==> flow/design.v <==
module apb_slave (
  input  logic        PCLK,
  input  logic        PRESETn,
  input  logic [31:0] PADDR,
  input  logic        PSEL,
  input  logic        PENABLE,
  input  logic        PWRITE,
  input  logic [31:0] PWDATA,
  output logic [31:0] PRDATA,
  output logic        PREADY,
  output logic        PSLVERR
);
  logic [15:0] [31:0] registers;
  logic [3:0] addr_index;
  logic       addr_valid;
  assign addr_index = PADDR[5:2];
  assign addr_valid = (PADDR[31:6] == 0);
  typedef enum logic [1:0] {
    IDLE,
    SETUP,
    ACCESS
  } apb_state_t;
  apb_state_t current_state, next_state;
  always_ff @(posedge PCLK or negedge PRESETn) begin
    if (!PRESETn) begin
      current_state <= IDLE;
    end else begin
      current_state <= next_state;
    end
  end
  always_comb begin
    case (current_state)
      IDLE: begin
        if (PSEL && !PENABLE)
          next_state = SETUP;
        else
          next_state = IDLE;
      end
      SETUP: begin
        if (PSEL && PENABLE)
          next_state = ACCESS;
        else
          next_state = IDLE;
      end
      ACCESS: begin
        if (PSEL && !PENABLE)
          next_state = SETUP;
        else
          next_state = IDLE;
      end
      default:
        next_state = IDLE;
    endcase
  end
  always_ff @(posedge PCLK or negedge PRESETn) begin
    if (!PRESETn) begin
      for (int i = 0; i < 16; i++)
        registers[i] <= 32'h0;
      PRDATA <= 32'h0;
      PREADY <= 1'b1;   
      PSLVERR <= 1'b0;  
    end
    else begin
      PREADY <= (next_state != SETUP);
      PSLVERR <= 1'b0;
      if (current_state == SETUP && PSEL && PENABLE) begin
        if (!addr_valid) begin
          PSLVERR <= 1'b1;
        end
        else if (!PWRITE) begin
          PRDATA <= registers[addr_index];
        end
      end
      if (current_state == ACCESS && PSEL && PENABLE && addr_valid && PWRITE) begin
        registers[addr_index] <= PWDATA;
      end
    end
  end
endmodule
Tool chain data of apb_slave:

What the tools print for apb_slave, step after step.
Line numbers count from 1 in the design file above.
Library cell names are shortened.
A cell with -- has no value.

* top module: apb_slave
* clock: PCLK
* cell library: sky130hd
* corner: tt_025C_1v80

Word level:

Counts by Yosys on the flattened word-level netlist (proc, flatten, opt, wreduce; memories kept). Register bits leave out memories and registers merged into their read ports (data or address); mux counts leave out enables and synchronous resets folded into registers. Print and check cells are left out. Cells with the same type and inputs are merged into one.

* register bits: 548
* elaborated cells: 34

* $add $sub $neg: 1
* eq/ne operators: 3
* shifts and indexed selects: 3
* multiplexer cells: 5
* bitwise operators: 4
* reductions and logical operators: 13

Operator list (count)
* variable shift 32 x 33 -> 512 bit: 1
* variable shift 32 x 33 -> 512 bit with constant A: 1
* indexed select 512 x 10 -> 32 bit: 1
* AND 512 bit: 1
* OR 512 bit: 1
* inverter 512 bit: 1
* negator 9 -> 33 bit: 1
* logical NOT 26 bit: 1
* logical AND 1 bit: 8
* case mux 2 bit (select 2 bit): 1
* AND reduction 3 bit: 1
* two-way mux 1 bit: 3
* == test 2 x 1 -> 1 bit with constant B: 1
* inequality test 2 x 1 -> 1 bit with constant B: 1
* == test 2 bit with constant B: 1
* logical NOT 2 bit: 1
* OR reduction 2 bit: 1
* two-way mux 2 bit: 1
* inverter 1 bit: 1
* logical NOT 1 bit: 1

Logic depth:

Longest topological path by Yosys (ltp), each cell counted once; first at word level (registers and memories cut), then after technology mapping (sequential cells cut; the memories' decode and read muxes count).

* word-level depth: 5
* ABC_AREA: 0
* mapped depth: 12
* mapped depth without buffers: 7

After synthesis:

The flow's flattened synthesis, as Yosys stat reports it; memories are mapped. The netlist is that of the ABC_AREA named above (0 if unset); the other value can give another one.

Cells by type
* dfrtp_1: count 547, total area 1.37E+04 um2
* mux2_2: count 464, total area 5.23E+03 um2
* mux4_2: count 128, total area 2.88E+03 um2
* mux2_1: count 66, total area 743.213 um2
* a22oi_1: count 64, total area 480.461 um2
* clkbuf_1: count 71, total area 266.506 um2
* mux2_4: count 14, total area 210.202 um2
* buf_6: count 17, total area 191.434 um2
* nand2_1: count 39, total area 146.39 um2
* buf_2: count 21, total area 105.101 um2
* buf_1: count 21, total area 78.826 um2
* dfstp_2: count 2, total area 52.55 um2
* nor4_1: count 8, total area 50.048 um2
* nand2_4: count 4, total area 45.043 um2
* nor2_1: count 11, total area 41.29 um2
* ha_1: count 2, total area 25.024 um2
* nand4_1: count 4, total area 25.024 um2
* inv_1: count 6, total area 22.522 um2

Not listed: further types 20, cells in them 29.

* standard cells after synthesis: 1518
* chip area (Yosys): 24504.8 um2
* sequential part of the area: 13740.7 um2
* flip-flops: 549
* buffers: 131

Worst setup path after synthesis:

Source: OpenSTA report_checks on the synthesized netlist (no wires, ideal clock, input and output delay 20% of the period each), path of least setup slack; recovery checks are left aside. Register names are those of the netlist, which keeps one name where synthesis merged equal registers.

* kind: input-to-reg
* start: input port PADDR[2]
* end: register registers
* clock period: 5000 ps
* setup time: 125 ps
* time at the first pin: 1000 ps
* data arrival time: 3757 ps
* path slack: 1118 ps
* delay of the path: 2882 ps
* stages on the path: 10
* period reached after synthesis: 3882 ps

"delay of the path" = arrival - input delay + setup time.
"stages on the path" counts driving pins, that of a launching flip-flop among them; a cell with two outputs on the path counts twice.
"period reached after synthesis" is the clock period less the worst setup slack; recovery checks do not enter. This is arithmetic on one report: input and output delays are still those of the set period (20% each).
Where an end lacks its bit number, it is one bit of the signal, or one of the new flip-flops if synthesis recoded a state register.
Between the ends stands the longest chain of elaborated cells between them, by number of cells; it is not shown to be the way that was timed. Of several equally long chains one is given.
Each line given opens the expression or statement behind the cell; cells for indexed reads and writes are added by Yosys, which also makes memories of some case tables.

* path through: buf_2 -> clkbuf_1 -> buf_1 -> nor3_1 -> ha_1 -> or4b_4 -> nor4_4 -> nand2_4 -> buf_6 -> mux2_4
* length of the longest elaborated chain: 5
* elaborated cells between the ends (all ways): 6
* classes of those cells: add/sub: 1; shift: 2; logic: 3

RTL lines, path post-synthesis
* from (decl): RTL line 4 `input  logic [31:0] PADDR,`
* negator 9 -> 33 bit: RTL line 75 `registers[addr_index] <= PWDATA;`
* variable shift 32 x 33 -> 512 bit: RTL line 75
* inverter 512 bit: RTL line 75
* AND 512 bit: RTL line 75
* OR 512 bit: RTL line 75
* to (assign): RTL line 75
* to (decl): RTL line 13 `logic [15:0] [31:0] registers;`

Timing after layout:

From the final timing report of record 1: the path of least setup slack in the routed layout; clock arrival at registers is part of the times.
The report prints the path's times to 10 ps; the period is as set.

* kind: input-to-reg
* start: input port PADDR[4]
* end: register registers
* clock period: 3810 ps
* setup time: 120 ps
* time at the first pin: 760 ps
* data arrival time: 3290 ps
* path slack: 990 ps
* stages on the path: 8

Where an end lacks its bit number, it is one bit of the signal, or one of the new flip-flops if synthesis recoded a state register.
Between the ends stands the longest chain of elaborated cells between them, by number of cells; it is not shown to be the way that was timed. Of several equally long chains one is given.

* path through: clkdlybuf4s50_1 -> nor3_1 -> ha_1 -> or4b_4 -> nor4_4 -> buf_4 -> nand2_4 -> mux2_2
* length of the longest elaborated chain: 5
* elaborated cells between the ends (all ways): 6
* classes of those cells: add/sub: 1; shift: 2; logic: 3

RTL lines, path post-layout
* from (decl): RTL line 4 `input  logic [31:0] PADDR,`
* negator 9 -> 33 bit: RTL line 75 `registers[addr_index] <= PWDATA;`
* variable shift 32 x 33 -> 512 bit: RTL line 75
* inverter 512 bit: RTL line 75
* AND 512 bit: RTL line 75
* OR 512 bit: RTL line 75
* to (assign): RTL line 75
* to (decl): RTL line 13 `logic [15:0] [31:0] registers;`

Add stored flow runs of apb_slave

Below are 4 stored runs of the flow (Yosys, OpenROAD; platform sky130hd) on apb_slave, each with its settings and what was measured, unordered. Constraints: input delay and output delay 20% of the set period each, output load 0.01 pF.

### Record 1

Settings: `CORE_UTILIZATION=54`, `period_ns=3.81`, `CAP_MARGIN=20`, `CORE_MARGIN=2`, `SLEW_MARGIN=20`

- Worst slack on setup checks: 993 ps
- Cell area after synthesis: 24504.8 um2
- Post-layout utilization: 62.4 %
- Standard-cell area after layout: 28148.2 um2
- Die area: 47099.9 um2
- Sum of negative setup slack: 0 ps

### Record 2

Settings: `CAP_MARGIN=10`, `CELL_PAD_IN_SITES_GLOBAL_PLACEMENT=0`, `CORE_ASPECT_RATIO=1.87`, `CORE_UTILIZATION=57`, `GPL_ROUTABILITY_DRIVEN=0`, `GPL_TIMING_DRIVEN=1`, `MAX_ROUTING_LAYER=met4`, `MIN_ROUTING_LAYER=met2`, `PLACE_DENSITY=0.84`, `TNS_END_PERCENT=80`, `period_ns=5.12`, `CORE_MARGIN=2`, `SLEW_MARGIN=20`

- Worst slack on setup checks: 1351 ps
- Sum of negative setup slack: 0 ps
- Die area: 44747.6 um2
- Post-layout utilization: 65.3 %
- Cell area after synthesis: 24504.8 um2
- Standard-cell area after layout: 27590.2 um2

### Record 3

Settings: `CELL_PAD_IN_SITES_GLOBAL_PLACEMENT=1`, `CORE_ASPECT_RATIO=1.43`, `CORE_MARGIN=4`, `CORE_UTILIZATION=54`, `GPL_ROUTABILITY_DRIVEN=0`, `GPL_TIMING_DRIVEN=0`, `HOLD_SLACK_MARGIN=0.26`, `MAX_ROUTING_LAYER=met4`, `MIN_ROUTING_LAYER=met1`, `TNS_END_PERCENT=45`, `period_ns=5.0`, `CAP_MARGIN=20`, `SLEW_MARGIN=20`

- Sum of negative setup slack: 0 ps
- Worst slack on setup checks: 367 ps
- Post-layout utilization: 62.7 %
- Cell area after synthesis: 24504.8 um2
- Standard-cell area after layout: 28169.5 um2
- Die area: 48906.4 um2

### Record 4

Settings: `CAP_MARGIN=10`, `CELL_PAD_IN_SITES_GLOBAL_PLACEMENT=1`, `CORE_ASPECT_RATIO=1.87`, `CORE_UTILIZATION=24`, `GPL_ROUTABILITY_DRIVEN=0`, `GPL_TIMING_DRIVEN=1`, `MAX_ROUTING_LAYER=met4`, `MIN_ROUTING_LAYER=met2`, `PLACE_DENSITY=0.84`, `TNS_END_PERCENT=80`, `period_ns=3.76`, `CORE_MARGIN=2`, `SLEW_MARGIN=20`

- Post-layout utilization: 28.1 %
- Sum of negative setup slack: 0 ps
- Worst slack on setup checks: 853 ps
- Standard-cell area after layout: 28557.4 um2
- Cell area after synthesis: 24504.8 um2
- Die area: 104800.0 um2
